==> flow/design.v <==
module fa(
input a,input b,input ci, output s, output co
);
reg s_out,c_out;
always @(*)
begin
s_out=a^b^ci;
c_out=a&b|a&ci|b&ci;
end
assign s=s_out;
assign co=c_out;
endmodule
module add17bit_2sComp(
   input 		     [16:0]		A,
	input 		     [16:0]		B,
	input 		         		ci,
	output		     [16:0]		calculate_out
);
wire [16:0] s;
wire [16:0] co;
fa fa0(A[0],B[0],ci,s[0],co[0]);
fa fa1(A[1],B[1],co[0],s[1],co[1]);
fa fa2(A[2],B[2],co[1],s[2],co[2]);
fa fa3(A[3],B[3],co[2],s[3],co[3]);
fa fa4(A[4],B[4],co[3],s[4],co[4]);
fa fa5(A[5],B[5],co[4],s[5],co[5]);
fa fa6(A[6],B[6],co[5],s[6],co[6]);
fa fa7(A[7],B[7],co[6],s[7],co[7]);
fa fa8(A[8],B[8],co[7],s[8],co[8]);
fa fa9(A[9],B[9],co[8],s[9],co[9]);
fa fa10(A[10],B[10],co[9],s[10],co[10]);
fa fa11(A[11],B[11],co[10],s[11],co[11]);
fa fa12(A[12],B[12],co[11],s[12],co[12]);
fa fa13(A[13],B[13],co[12],s[13],co[13]);
fa fa14(A[14],B[14],co[13],s[14],co[14]);
fa fa15(A[15],B[15],co[14],s[15],co[15]);
fa fa16(A[16],B[16],co[15],s[16],co[16]);
assign calculate_out[16:0]=s;
endmodule 
module add20bit_2sComp(
   input 		     [19:0]		A,
	input 		     [19:0]		B,
	input 		         		ci,
	output		     [19:0]		calculate_out
);
wire [19:0] s;
wire [19:0] co;
fa fa0(A[0],B[0],ci,s[0],co[0]);
fa fa1(A[1],B[1],co[0],s[1],co[1]);
fa fa2(A[2],B[2],co[1],s[2],co[2]);
fa fa3(A[3],B[3],co[2],s[3],co[3]);
fa fa4(A[4],B[4],co[3],s[4],co[4]);
fa fa5(A[5],B[5],co[4],s[5],co[5]);
fa fa6(A[6],B[6],co[5],s[6],co[6]);
fa fa7(A[7],B[7],co[6],s[7],co[7]);
fa fa8(A[8],B[8],co[7],s[8],co[8]);
fa fa9(A[9],B[9],co[8],s[9],co[9]);
fa fa10(A[10],B[10],co[9],s[10],co[10]);
fa fa11(A[11],B[11],co[10],s[11],co[11]);
fa fa12(A[12],B[12],co[11],s[12],co[12]);
fa fa13(A[13],B[13],co[12],s[13],co[13]);
fa fa14(A[14],B[14],co[13],s[14],co[14]);
fa fa15(A[15],B[15],co[14],s[15],co[15]);
fa fa16(A[16],B[16],co[15],s[16],co[16]);
fa fa17(A[17],B[17],co[16],s[17],co[17]);
fa fa18(A[18],B[18],co[17],s[18],co[18]);
fa fa19(A[19],B[19],co[18],s[19],co[19]);
assign calculate_out[19:0]=s;
endmodule 
module bin2bcd
(
	input wire [9:0] bin,
	output wire [3:0] bcd2,bcd1,bcd0,
	output reg neg
);
reg [9:0] abs_bin, rem, ones;
reg [3:0] tens, honds;
always @ (*) begin
	if (bin[9] == 1'b1) 
		begin
		abs_bin = (~bin) + 10'b00_0000_0001;
		neg = 1'b1;
		end
	else 
		begin
		abs_bin = bin;
		neg = 1'b0;
		end
	if (abs_bin >= 10'd500)
		begin
		honds = 4'h5;
		rem = abs_bin - 10'd500; 
		end 
	else if (abs_bin >= 10'd400 && abs_bin < 10'd500)
	   begin
		honds = 4'h4;
		rem = abs_bin - 10'd400;
		end
	else if (abs_bin >= 10'd300 && abs_bin < 10'd400)
	   begin
		honds = 4'h3;
		rem = abs_bin - 10'd300;
		end
	else if (abs_bin >= 10'd200 && abs_bin < 10'd300)
	   begin
		honds = 4'h2;
		rem = abs_bin - 10'd200;
		end
	else if (abs_bin >= 10'd100 && abs_bin < 10'd200)
	   begin
		honds = 4'h1;
		rem = abs_bin - 10'd100;
		end
	else 
	   begin
		honds = 4'h0;
		rem = abs_bin;
		end
	if (rem >= 10'd090)
		begin
		tens = 4'h9;
		ones = rem - 10'd090;
		end
	else if (rem >= 10'd080 && rem < 10'd090)
		begin
		tens = 4'h8;
		ones = rem - 10'd080;
		end
	else if (rem >= 10'd070 && rem < 10'd080)
		begin
		tens = 4'h7;
		ones = rem - 10'd070;
		end
	else if (rem >= 10'd060 && rem < 10'd070)
		begin
		tens = 4'h6;
		ones = rem - 10'd060;
		end
	else if (rem >= 10'd050 && rem < 10'd060)
		begin
		tens = 4'h5;
		ones = rem - 10'd050;
		end
	else if (rem >= 10'd040 && rem < 10'd050)
		begin
		tens = 4'h4;
		ones = rem - 10'd040;
		end
	else if (rem >= 10'd030 && rem < 10'd040)
		begin
		tens = 4'h3;
		ones = rem - 10'd030;
		end
	else if (rem >= 10'd020 && rem < 10'd030)
		begin
		tens = 4'h2;
		ones = rem - 10'd020;
		end
	else if (rem >= 10'd010 && rem < 10'd020)
		begin
		tens = 4'h1;
		ones = rem - 10'd010;
		end
	else 
		begin
		tens = 4'h0;
		ones = rem;
		end
end
assign bcd0 = ones [3:0];
assign bcd1 = tens;
assign bcd2 = honds;
endmodule 
module edge_detection ( 
input clock, 
input input_signal, 
output reg rising_transition
);
reg n; 
wire rising_transition_c;
assign rising_transition_c = ~n & input_signal;
always @(posedge clock) begin 
n                 <= input_signal; 
rising_transition <= rising_transition_c; 
end
endmodule
module cal(
input clk,
input [1:0] KEY,
input [6:2] SW,
input [15:0] smooth_out,
output [1:0] LEDR,
output reg nothing,
output reg [9:0] BCD_in
);
reg enable1;
reg enable2;
reg state_c, state;
reg [15:0] operand1, operand2;
wire [16:0] num1, num2, num3, num4;
wire [16:0] calculate_out1, calculate_out2;
wire load, reset;
wire reset_edge, load_edge;
assign reset = ~KEY[0];
assign load = ~KEY[1];
edge_detection my_edge1(.clock(clk),.input_signal(reset),.rising_transition(reset_edge));
edge_detection my_edge2(.clock(clk),.input_signal(load),.rising_transition(load_edge));
reg [1:0] LED;
assign LEDR[1:0] = LED[1:0];
always @ (*) begin
state_c = state;
LED = 2'b01;
enable1 = 1'b0;
enable2 = 1'b0;
case (state)
1'b0:begin LED = 2'b01; if (load_edge == 1'b1) begin state_c = 1'b1; enable1 = 1'b1; end end
1'b1:begin LED = 2'b10; if (load_edge == 1'b1) begin state_c = 1'b0; enable2 = 1'b1; end end
endcase
if (reset_edge == 1'b1) begin
state_c = 1'b0;
LED = 2'b01;
end
end
always @ (posedge clk) begin
	state <= state_c;
	if (enable1 == 1'b1) begin
		operand1 <= smooth_out;
	end
	if (enable2 == 1'b1) begin
		operand2 <= smooth_out;
   end
end
parameter smooth = 5'b00_001;
parameter operand_1 = 5'b00_010;
parameter operand_2 = 5'b00_100;
parameter add = 5'b01_000;
parameter sub = 5'b10_000;
assign num1 = {operand1[15],operand1};
assign num2 = {operand2[15],operand2};
assign num3 = {operand1[15],operand1};
assign num4 = ~({operand2[15],operand2});
always @ (*) begin
	case (SW[6:2])
	smooth: begin
		BCD_in = smooth_out[9:0];
		nothing = 1'b0;
	end
	operand_1: begin
		BCD_in = operand1[9:0];
		nothing = 1'b0;
	end
	operand_2: begin
		BCD_in = operand2[9:0];
		nothing = 1'b0;
	end
	add: begin
		BCD_in = calculate_out1[9:0];
		nothing = 1'b0;
	end
	sub: begin
		BCD_in = calculate_out2[9:0];
		nothing = 1'b0;
	end
	default: begin
		BCD_in = 10'd0;
		nothing = 1'b1;
	end
	endcase
end
add17bit_2sComp my_add(.A(num1), .B(num2), .ci(1'b0), .calculate_out(calculate_out1));
add17bit_2sComp my_sub(.A(num3), .B(num4), .ci(1'b1), .calculate_out(calculate_out2));
endmodule 
module seg7(
	output		     [7:0]		HEX0,
	output		     [7:0]		HEX1,
	output		     [7:0]		HEX2,
	output		     [7:0]		HEX3,
	output		     [7:0]		HEX4,
	output		     [7:0]		HEX5,
	input                      clk,
	input                      rst,
	input                      nothing,
   input 		     [11:0]		display,
	input                      neg
);
  reg [31:0] out; 
  reg [12:0] count, count_c;  
always @(count or rst) begin
		count_c = count + 13'd1;
		if (count == 13'd4400) begin
		count_c = 13'd0;
		end
		if (rst == 1'b1) begin
		count_c = 13'd0;
		end
end
always @ (posedge clk) begin
	count <= count_c;
end
always @(*) begin
	 case (display [3:0])  
	 4'b0000: begin 
	 out [7:0] = 8'b11000000; 
	 end 
	 4'b0001: begin 
	 out [7:0] = 8'b11111001; 
	 end 
	 4'b0010: begin 
	 out [7:0] = 8'b10100100; 
	 end 
	 4'b0011: begin 
	 out [7:0] = 8'b10110000; 
	 end 
	 4'b0100: begin 
	 out [7:0] = 8'b10011001; 
	 end 
	 4'b0101: begin 
	 out [7:0]= 8'b10010010; 
	 end 
	 4'b0110: begin 
	 out [7:0]= 8'b10000010; 
	 end 
	 4'b0111: begin 
	 out [7:0]= 8'b11111000; 
	 end
	 4'b1000: begin 
	 out [7:0]= 8'b10000000; 
	 end 
	 4'b1001: begin 
	 out [7:0]= 8'b10010000; 
	 end 
	 4'b1010: begin 
	 out [7:0]= 8'b10001000; 
	 end 
	 4'b1011: begin 
	 out [7:0]= 8'b10000011; 
	 end
	 4'b1100: begin 
	 out [7:0]= 8'b11000110; 
	 end 
	 4'b1101: begin 
	 out [7:0]= 8'b10100001; 
	 end 
	 4'b1110: begin 
	 out [7:0]= 8'b10000110; 
	 end 
	 4'b1111: begin 
	 out [7:0]= 8'b10001110; 
	 end
	 default: begin 
	 out [7:0]= 8'b11111111; 
	 end 
	 endcase 
	 case (display [7:4])  
	 4'b0000: begin 
	 out [15:8]= 8'b11000000; 
	 end 
	 4'b0001: begin 
	 out [15:8]= 8'b11111001; 
	 end 
	 4'b0010: begin 
	 out [15:8]= 8'b10100100; 
	 end 
	 4'b0011: begin 
	 out [15:8]= 8'b10110000; 
	 end 
	 4'b0100: begin 
	 out [15:8]= 8'b10011001; 
	 end 
	 4'b0101: begin 
	 out [15:8]= 8'b10010010; 
	 end 
	 4'b0110: begin 
	 out [15:8]= 8'b10000010; 
	 end 
	 4'b0111: begin 
	 out [15:8]= 8'b11111000; 
	 end
	 4'b1000: begin 
	 out [15:8]= 8'b10000000; 
	 end 
	 4'b1001: begin 
	 out [15:8]= 8'b10010000; 
	 end 
	 4'b1010: begin 
	 out [15:8]= 8'b10001000; 
	 end 
	 4'b1011: begin 
	 out [15:8]= 8'b10000011; 
	 end
	 4'b1100: begin 
	 out [15:8]= 8'b11000110; 
	 end 
	 4'b1101: begin 
	 out [15:8]= 8'b10100001; 
	 end 
	 4'b1110: begin 
	 out [15:8]= 8'b10000110; 
	 end 
	 4'b1111: begin 
	 out [15:8]= 8'b10001110; 
	 end
	 default: begin 
	 out [15:8]= 8'b11111111; 
	 end 
	 endcase 
	 case (display [11:8])  
	 4'b0000: begin 
	 out [23:16]= 8'b11000000; 
	 end 
	 4'b0001: begin 
	 out [23:16]= 8'b11111001; 
	 end 
	 4'b0010: begin 
	 out [23:16]= 8'b10100100; 
	 end 
	 4'b0011: begin 
	 out [23:16]= 8'b10110000; 
	 end 
	 4'b0100: begin 
	 out [23:16]= 8'b10011001; 
	 end 
	 4'b0101: begin 
	 out [23:16]= 8'b10010010; 
	 end 
	 4'b0110: begin 
	 out [23:16]= 8'b10000010; 
	 end 
	 4'b0111: begin 
	 out [23:16]= 8'b11111000; 
	 end
	 4'b1000: begin 
	 out [23:16]= 8'b10000000; 
	 end 
	 4'b1001: begin 
	 out [23:16]= 8'b10010000; 
	 end 
	 4'b1010: begin 
	 out [23:16]= 8'b10001000; 
	 end 
	 4'b1011: begin 
	 out [23:16]= 8'b10000011; 
	 end
	 4'b1100: begin 
	 out [23:16]= 8'b11000110; 
	 end 
	 4'b1101: begin 
	 out [23:16]= 8'b10100001; 
	 end 
	 4'b1110: begin 
	 out [23:16]= 8'b10000110; 
	 end 
	 4'b1111: begin 
	 out [23:16]= 8'b10001110; 
	 end
	 default: begin 
	 out [23:16]= 8'b11111111; 
	 end 
	 endcase 
	 case (neg)
	 1'b1: begin
	 out [31:24]= 8'b10111111;
	 end
	 default: begin 
	 out [31:24]= 8'b11111111; 
	 end 
	 endcase
    if (nothing == 1'b1) begin 
	 if (count <= 13'd2200) begin
	 out [7:0] = 8'b1011_1111;
	 out[15:8] = 8'b1011_1111;
	 out[23:16] = 8'b1011_1111; 
	 out[31:24] = 8'b1011_1111;
	 end 
	 else begin
	 out [7:0] = 8'b1111_1111;
	 out[15:8] = 8'b1111_1111;
	 out[23:16] = 8'b1111_1111; 
	 out[31:24] = 8'b1111_1111;
	 end
	 end
 end 
assign HEX0[7:0]=out[7:0];
assign HEX1[7:0]=out[15:8];
assign HEX2[7:0]=out[23:16];
assign HEX3[7:0]=out[31:24];
assign HEX4[7:0]= 8'b11111111;
assign HEX5[7:0]= 8'b11111111;
endmodule
module smooth_filter(
input clk,
input reset,
input [15:0] in,
input [1:0] SW,
output [15:0] out
);
reg [6:0] count, count_c;
wire en;
always @(reset or count) begin
	if (reset == 1'b1) begin
		count_c = 7'd0;
	end
	else begin
		count_c = count + 7'd1;
	end
end
assign en = (count == 7'd99);
reg [15:0] r1, r2, r3, r4, r5, r6, r7, r8, r9, r10, r11, r12, r13, r14, r15, r16;
always @ (posedge clk) begin
	count <= count_c;
	if (en == 1'b1) begin
		r1 <= in;
		r2 <= r1;
		r3 <= r2;
		r4 <= r3;
		r5 <= r4;
		r6 <= r5;
		r7 <= r6;
		r8 <= r7;
		r9 <= r8;
		r10 <= r9;
		r11 <= r10;
		r12 <= r11;
		r13 <= r12;
		r14 <= r13;
		r15 <= r14;
		r16 <= r15;
	end
end
reg [19:0] sum;
wire [19:0] num1, num2, num3, num4, num5, num6, num7, num8;
wire [19:0] num9, num10, num11, num12, num13, num14, num15, num16;
wire ci=1'b0;
wire [19:0] calculate_out1, calculate_out2, calculate_out3, calculate_out4,
            calculate_out5, calculate_out6, calculate_out7, calculate_out8,
				calculate_out9, calculate_out10, calculate_out11, calculate_out12,
				calculate_out13, calculate_out14, calculate_out15;
assign num1 = {{4{r1[15]}},r1};
assign num2 = {{4{r2[15]}},r2};
assign num3 = {{4{r3[15]}},r3};
assign num4 = {{4{r4[15]}},r4};
assign num5 = {{4{r5[15]}},r5};
assign num6 = {{4{r6[15]}},r6};
assign num7 = {{4{r7[15]}},r7};
assign num8 = {{4{r8[15]}},r8};
assign num9 = {{4{r9[15]}},r9};
assign num10 = {{4{r10[15]}},r10};
assign num11 = {{4{r11[15]}},r11};
assign num12 = {{4{r12[15]}},r12};
assign num13 = {{4{r13[15]}},r13};
assign num14 = {{4{r14[15]}},r14};
assign num15 = {{4{r15[15]}},r15};
assign num16 = {{4{r16[15]}},r16};
always @(*) begin
	sum = num1;
	case (SW[1:0]) 
	2'b00:begin 
		sum = num1;
	end
	2'b01:begin
		sum = calculate_out1;
		sum = sum >> 1; 
	end
	2'b10:begin
		sum = calculate_out3;
		sum = sum >> 2;  
	end
	2'b11:begin
		sum = calculate_out15;
		sum = sum >> 4;  
	end
	endcase 
end
assign out = sum[15:0];
add20bit_2sComp my_adder1 (.A(num1),.B(num2),.ci(ci),.calculate_out(calculate_out1));
add20bit_2sComp my_adder2 (.A(calculate_out1),.B(num3),.ci(ci),.calculate_out(calculate_out2));
add20bit_2sComp my_adder3(.A(calculate_out2),.B(num4),.ci(ci),.calculate_out(calculate_out3));
add20bit_2sComp my_adder4(.A(calculate_out3),.B(num5),.ci(ci),.calculate_out(calculate_out4));
add20bit_2sComp my_adder5 (.A(calculate_out4),.B(num6),.ci(ci),.calculate_out(calculate_out5));
add20bit_2sComp my_adder6(.A(calculate_out5),.B(num7),.ci(ci),.calculate_out(calculate_out6));
add20bit_2sComp my_adder7(.A(calculate_out6),.B(num8),.ci(ci),.calculate_out(calculate_out7));
add20bit_2sComp my_adder8 (.A(calculate_out7),.B(num9),.ci(ci),.calculate_out(calculate_out8));
add20bit_2sComp my_adder9(.A(calculate_out8),.B(num10),.ci(ci),.calculate_out(calculate_out9));
add20bit_2sComp my_adder10(.A(calculate_out9),.B(num11),.ci(ci),.calculate_out(calculate_out10));
add20bit_2sComp my_adder11(.A(calculate_out10),.B(num12),.ci(ci),.calculate_out(calculate_out11));
add20bit_2sComp my_adder12(.A(calculate_out11),.B(num13),.ci(ci),.calculate_out(calculate_out12));
add20bit_2sComp my_adder13(.A(calculate_out12),.B(num14),.ci(ci),.calculate_out(calculate_out13));
add20bit_2sComp my_adder14(.A(calculate_out13),.B(num15),.ci(ci),.calculate_out(calculate_out14));
add20bit_2sComp my_adder15(.A(calculate_out14),.B(num16),.ci(ci),.calculate_out(calculate_out15));
endmodule 
module calc_top (
   input              clk,
   input              rst,
   input      [15:0]  data_x,
   input      [1:0]   KEY,
   input      [6:0]   SW,
   output     [7:0]   HEX0,
   output     [7:0]   HEX1,
   output     [7:0]   HEX2,
   output     [7:0]   HEX3,
   output     [7:0]   HEX4,
   output     [7:0]   HEX5,
   output     [1:0]   LEDR
   );
wire [3:0] bcd2, bcd1, bcd0;
wire neg;
wire [15:0] smooth_out;
wire nothing;
wire [9:0] BCD_in;
smooth_filter my_filter (.clk(clk), .reset(rst), .in(data_x[15:0]), .SW(SW[1:0]), .out(smooth_out));
cal my_cal (.clk(clk), .KEY(KEY), .SW(SW[6:2]), .smooth_out(smooth_out), .LEDR(LEDR[1:0]), .nothing(nothing), .BCD_in(BCD_in));
bin2bcd my_bin2bcd (.bin(BCD_in), .bcd2(bcd2), .bcd1(bcd1), .bcd0(bcd0), .neg(neg));
seg7 my_seg7 (.HEX0(HEX0), .HEX1(HEX1), .HEX2(HEX2), .HEX3(HEX3), .HEX4(HEX4), .HEX5(HEX5), .clk(clk), .rst(rst), .nothing(nothing), .display({bcd2, bcd1, bcd0}), .neg(neg));
endmodule
From RTL to reports: calc_top
Tool output for the design above, in the order of the flow. Lines are those of the file above, counted from 1. Operators carry their Yosys type and port widths (W data, S select, Z words). Cell names lack the library's common part. The mark - stands for no value.

Top: calc_top. Clock: clk. Cell library: sky130hd. Library corner: tt_025C_1v80.

Word level
Yosys after proc, flatten, opt, wreduce and memory -nomap, before mapping. Memory bits, and registers merged into a memory's read port (data or address), are not among the register bits. Print and check cells are not counted. Yosys's memory passes give these memory sizes; they may raise the number of words (mostly to a power of two), join words into wider ones and drop unused or constant bits.

Bitwise operators: 1445. The entry for reduce/logical cells reads 15. Under magnitude comparators stands 27. Under shift operators stands 0. Under eq/ne operators stands 10. The figure for muxes and demuxes is 42. Add/sub/neg operators: 17. The entry for multiply operators reads 0. For divide/modulo/power cells the number is 0.

Operators by type and width (number): $and A1 B1 Y1 (607); $xor A1 B1 Y1 (436); $or A1 B1 Y1 (394); $mux W4 (21); $mux W10 (6); $pmux W10 S5 (1); $ge A10 B7 Y1 const B (4); $pmux W10 S4 (1); $mux W32 (1); $ge A10 B6 Y1 const B (3); $lt A10 B6 Y1 const B (3); $lt A10 B7 Y1 const B (3); $sub A10 B9 Y10 const B (3); $ge A10 B9 Y1 const B (3); $lt A10 B9 Y1 const B (3); $ge A10 B5 Y1 const B (2); $lt A10 B5 Y1 const B (2); $not A10 Y10 (2); $sub A4 B4 Y4 const B (5); $mux W7 (2); $add A13 B1 Y13 const B (1); $le A13 B12 Y1 const B (1); $eq A13 B13 Y1 const B (1); $logic_and A1 B1 Y1 (12); $add A10 B1 Y10 const B (1); $ge A10 B4 Y1 const B (1); $sub A10 B7 Y10 const B (1); $sub A10 B8 Y10 const B (1).

Other operator kinds: 22; their cells: 35.

Under ROM bits stands 336. The figure for output and inout bits is 50. The entry for flip-flop bits (word level) reads 301. For elaborated cells the number is 1584. For bits of input ports the number is 27. The figure for latch bits is 0. For memories the number is 3. Bits in writable memories: 0. Under word width x clocked read ports stands 0.

Memories: (name not given) (depth 16, width 7, rd ports 1, wr ports 0, line 301) `case (display [3:0])`; (name not given) (depth 16, width 7, rd ports 1, wr ports 0, line 354) `case (display [7:4])`; (name not given) (depth 16, width 7, rd ports 1, wr ports 0, line 407) `case (display [11:8])`.

Logic depth
Depth = most cells in a row (Yosys ltp): at word level without a register or memory, in the mapped netlist without a sequential cell, where the memories' decode and read muxes count.

The entry for depth after elaboration reads 89. ABC_AREA: 0. Gate-level depth with buffers: 65. For gate-level depth less buffers the number is 64.

After synthesis
The flow's flattened synthesis, as Yosys stat reports it; memories are mapped. The netlist is that of the ABC_AREA named above (0 if unset); the other value can give another one. The area totals of this step are shown rounded.

Cells by type: edfxtp_1 (number 244, area in all 7.33E+03 µm²); fa_1 (number 193, area in all 3.86E+03 µm²); ha_1 (number 58, area in all 725.696 µm²); dfxtp_1 (number 25, area in all 500.48 µm²); inv_1 (number 125, area in all 469.2 µm²); xnor2_1 (number 32, area in all 280.269 µm²); buf_4 (number 28, area in all 210.202 µm²); mux4_2 (number 9, area in all 202.694 µm²); nor2_1 (number 54, area in all 202.694 µm²); nand2_1 (number 52, area in all 195.187 µm²); a21oi_1 (number 36, area in all 180.173 µm²); a2111oi_4 (number 6, area in all 165.158 µm²); nand3_1 (number 27, area in all 135.13 µm²); and3_1 (number 21, area in all 131.376 µm²); nor3_1 (number 23, area in all 115.11 µm²); o21ai_0 (number 23, area in all 115.11 µm²); a211oi_1 (number 15, area in all 112.608 µm²); nand4_1 (number 16, area in all 100.096 µm²).

Not listed: further types 81, cells in them 311.

For buffer cells the number is 60. Under chip area (Yosys) stands 18000 µm². For mapped flip-flops the number is 269. The figure for cells in the netlist is 1298. Under sequential area stands 7800 µm².

The figures by module come from a second, unflattened synthesis with its own total; it is not the netlist above.

For cells (unflattened synthesis) the number is 1309. The figure for area (unflattened synthesis) is 21000 µm².

Each row is one instance without its submodules.

By module: smooth_filter (area 8400 µm², instances 1, cells 306, seq. area 7800 µm²); fa (area 20 µm², instances 334, cells 1, seq. area 0.0 µm²); bin2bcd (area 2200 µm², instances 1, cells 295, seq. area 0.0 µm²); cal (area 1800 µm², instances 1, cells 153, seq. area 980 µm²); seg7 (area 1700 µm², instances 1, cells 215, seq. area 260 µm²); edge_detection (area 54 µm², instances 2, cells 3, seq. area 40 µm²); add17bit_2sComp (area 0.0 µm², instances 2, cells 0, seq. area 0.0 µm²); add20bit_2sComp (area 0.0 µm², instances 15, cells 0, seq. area 0.0 µm²); calc_top (area 0.0 µm², instances 1, cells 0, seq. area 0.0 µm²).

Timing after synthesis
Path of least setup slack by OpenSTA after synthesis, without wires, with an ideal clock, recovery checks aside; 20% of the period is set as input and as output delay. Where synthesis merged equal registers, the netlist keeps one of their names.

Kind: register to output. Start: register my_filter.r1[0]. End: output port HEX0[0]. For data arrival time the number is 19827 ps. For stages on the path the number is 58. For buffers on the path the number is 0. Under launch time at the first pin stands 0 ps. For path slack the number is 2573 ps. Under data required time stands 22400 ps. For period the number is 28000 ps. The figure for delay of the path is 19827 ps. The entry for external output delay reads 5600 ps. The figure for synthesis period reached is 25427 ps.

"delay of the path" = arrival - input delay + setup time. At an output port there is no setup time. "stages on the path": output pins that drive a net of the path, with the launching flip-flop's if there is one; two outputs of one cell count as two. "synthesis period reached" = period - worst setup slack (recovery checks aside). The figure is calculated, with input and output delays left at 20% of the set period. The rows between start and end are the longest chain of elaborated cells between them; the timing report does not say that the signal goes this way. Where chains are equally long, one stands for them. Each line given opens the expression or statement behind the cell; cells for indexed reads and writes are added by Yosys, which also makes memories of some case tables. A memory read counts as a cell of the chain, while the word-level depth stops at memories.

Cell sequence: edfxtp_1 ha_1 inv_1 fa_1 fa_1 fa_1 fa_1 fa_1 fa_1 fa_1 fa_1 fa_1 fa_1 fa_1 inv_1 fa_1 fa_1 fa_1 [22 not listed] o311ai_1 a211oi_1 o21ai_0 nand2_1 xnor2_1 inv_1 ha_1 a21oi_1 inv_1 a31o_2 a21oi_1 o21ai_0 a211oi_2 xnor2_1 inv_1 ha_1 or4_1 o311a_1. Under cells in the longest elaborated chain stands 91. Under elaborated cells between the ends (all ways) stands 1361. Under source lines of those cells stands 36. Those cells by class: add/sub: 15; compare: 26; mux: 18; logic: 1289; reduce/logical: 12; memory: 1.

RTL lines, path after synthesis: from (decl) (line 508) `reg [15:0] r1, r2, r3, r4, r5, r6, r7, r8, r9, r10, r11, r12, r13, r14, r15, r16;`; from (assign) (line 512) `r1 <= in;`; $and A1 B1 Y1 x2 (line 8) `c_out=a&b|a&ci|b&ci;`; $or A1 B1 Y1 x2 (line 8); $and A1 B1 Y1 (line 8); $or A1 B1 Y1 x2 (line 8); $and A1 B1 Y1 (line 8); $or A1 B1 Y1 x2 (line 8); $and A1 B1 Y1 (line 8); [73 not listed]; $mux W4 (line 139) `else if (rem >= 10'd050 && rem < 10'd060)`; $mux W4 (line 134) `else if (rem >= 10'd060 && rem < 10'd070)`; $mux W4 (line 129) `else if (rem >= 10'd070 && rem < 10'd080)`; $mux W4 (line 124) `else if (rem >= 10'd080 && rem < 10'd090)`; $mux W4 (line 119) `if (rem >= 10'd090)`; $mem_v2 Z16 W7 (line 301) `case (display [3:0])`; $mux W32 (line 468) `if (nothing == 1'b1) begin`; to (decl) (line 597) `output     [7:0]   HEX0,`.

Worst path after layout
Path of least setup slack in the final report of run A (OpenROAD, finished layout, wires in). Where an end is a register, its clock arrival counts in the times. The path's times are printed in steps of 10 ps; the period is the one set.

Kind: register to output. Start: register my_filter.r1[0]. End: output port HEX0[0]. For period the number is 34500 ps. Under data required time stands 27600 ps. Under launch time at the first pin stands 550 ps. For data arrival time the number is 24560 ps. The entry for external output delay reads 6900 ps. For buffers on the path the number is 1. For stages on the path the number is 58. For path slack the number is 3040 ps.

The rows between start and end are the longest chain of elaborated cells between them; the timing report does not say that the signal goes this way. Where chains are equally long, one stands for them. A memory read counts as a cell of the chain, while the word-level depth stops at memories.

Cell sequence: edfxtp_1 ha_1 inv_1 fa_1 fa_1 fa_1 fa_1 fa_1 fa_1 fa_1 fa_1 fa_1 fa_1 fa_1 inv_1 fa_1 fa_1 fa_1 [22 not listed] o311ai_1 a211oi_1 o21ai_0 nand2_1 xnor2_1 inv_1 ha_1 inv_1 nor2_1 nor4_2 o31ai_1 a211oi_2 xnor2_1 inv_1 ha_1 or4_1 o311a_1 clkdlybuf4s50_1. Under cells in the longest elaborated chain stands 91. Under elaborated cells between the ends (all ways) stands 1361. Under source lines of those cells stands 36. Those cells by class: add/sub: 15; compare: 26; mux: 18; logic: 1289; reduce/logical: 12; memory: 1.

RTL lines, path after layout: from (decl) (line 508) `reg [15:0] r1, r2, r3, r4, r5, r6, r7, r8, r9, r10, r11, r12, r13, r14, r15, r16;`; from (assign) (line 512) `r1 <= in;`; $and A1 B1 Y1 x2 (line 8) `c_out=a&b|a&ci|b&ci;`; $or A1 B1 Y1 x2 (line 8); $and A1 B1 Y1 (line 8); $or A1 B1 Y1 x2 (line 8); $and A1 B1 Y1 (line 8); $or A1 B1 Y1 x2 (line 8); $and A1 B1 Y1 (line 8); [73 not listed]; $mux W4 (line 139) `else if (rem >= 10'd050 && rem < 10'd060)`; $mux W4 (line 134) `else if (rem >= 10'd060 && rem < 10'd070)`; $mux W4 (line 129) `else if (rem >= 10'd070 && rem < 10'd080)`; $mux W4 (line 124) `else if (rem >= 10'd080 && rem < 10'd090)`; $mux W4 (line 119) `if (rem >= 10'd090)`; $mem_v2 Z16 W7 (line 301) `case (display [3:0])`; $mux W32 (line 468) `if (nothing == 1'b1) begin`; to (decl) (line 597) `output     [7:0]   HEX0,`.

Wiki page: calc_top / flow data

4 stored runs of calc_top in the flow (synthesis by Yosys, layout by OpenROAD, sky130hd cells), in arbitrary order. Constraints: input delay and output delay 20% of the set period each, output load 0.01 pF. "time used up by the worst setup path" means the part of the period allowed to the worst setup path (the constraints hold back 20% at inputs and 20% at outputs) less its slack; where the path has registers, the arrival times of their clocks count too. "overall power" rests on the timing tool's default activity at the inputs, not on a simulated workload. "time used up by the worst setup path" is known to 10 ps. Values from the reports are rounded here.

Run A has these settings: CAP_MARGIN 30; CELL_PAD_IN_SITES_DETAIL_PLACEMENT 1; CELL_PAD_IN_SITES_GLOBAL_PLACEMENT 3; CORE_MARGIN 8; CORE_UTILIZATION 53; GPL_ROUTABILITY_DRIVEN 0; GPL_TIMING_DRIVEN 0; PLACE_DENSITY 0.76; period_ns 34.5; SLEW_MARGIN 20. The chip area after synthesis (Yosys) is 18000 µm². The worst hold slack in the final report reads 380 ps. The total die area reads 39000 µm². The measured standard-cell area of the final layout is 20000 µm². The measured overall power is 880 µW. The worst setup slack after layout reads 3000 ps. For the time used up by the worst setup path the run shows 24560 ps. Kind of the worst setup path: register to output.

Run B has these settings: CELL_PAD_IN_SITES_DETAIL_PLACEMENT 1; CORE_ASPECT_RATIO 1.58; CORE_UTILIZATION 22; CTS_CLUSTER_SIZE 20; GPL_TIMING_DRIVEN 1; MAX_ROUTING_LAYER met4; MIN_ROUTING_LAYER met1; PLACE_DENSITY 0.7; SETUP_SLACK_MARGIN 5.0; period_ns 46.2; CAP_MARGIN 20; CORE_MARGIN 2; SLEW_MARGIN 20. The chip area after synthesis (Yosys) is 18000 µm². The worst hold slack in the final report reads 380 ps. The total die area reads 82000 µm². The measured standard-cell area of the final layout is 20000 µm². The measured overall power is 660 µW. The worst setup slack after layout reads 13000 ps. For the time used up by the worst setup path the run shows 23810 ps. Kind of the worst setup path: register to output.

Run C has these settings: ABC_AREA 0; CAP_MARGIN 20; CORE_UTILIZATION 51; CTS_CLUSTER_DIAMETER 27; MIN_ROUTING_LAYER met2; SETUP_SLACK_MARGIN -0.82; SLEW_MARGIN 5; period_ns 26.1; CORE_MARGIN 2. The chip area after synthesis (Yosys) is 18000 µm². The worst hold slack in the final report reads 380 ps. The total die area reads 36000 µm². The measured standard-cell area of the final layout is 22000 µm². The measured overall power is 1800 µW. The worst setup slack after layout reads -60 ps. For the time used up by the worst setup path the run shows 20940 ps. Kind of the worst setup path: register to output.

Run D has these settings: ABC_AREA 1; CAP_MARGIN 40; CORE_UTILIZATION 19; HOLD_SLACK_MARGIN 0.02; SLEW_MARGIN 25; period_ns 28.0; CORE_MARGIN 2. The chip area after synthesis (Yosys) is 17000 µm². The worst hold slack in the final report reads 370 ps. The total die area reads 91000 µm². The measured standard-cell area of the final layout is 20000 µm². The measured overall power is 1000 µW. The worst setup slack after layout reads 1300 ps. For the time used up by the worst setup path the run shows 21050 ps. Kind of the worst setup path: register to output.
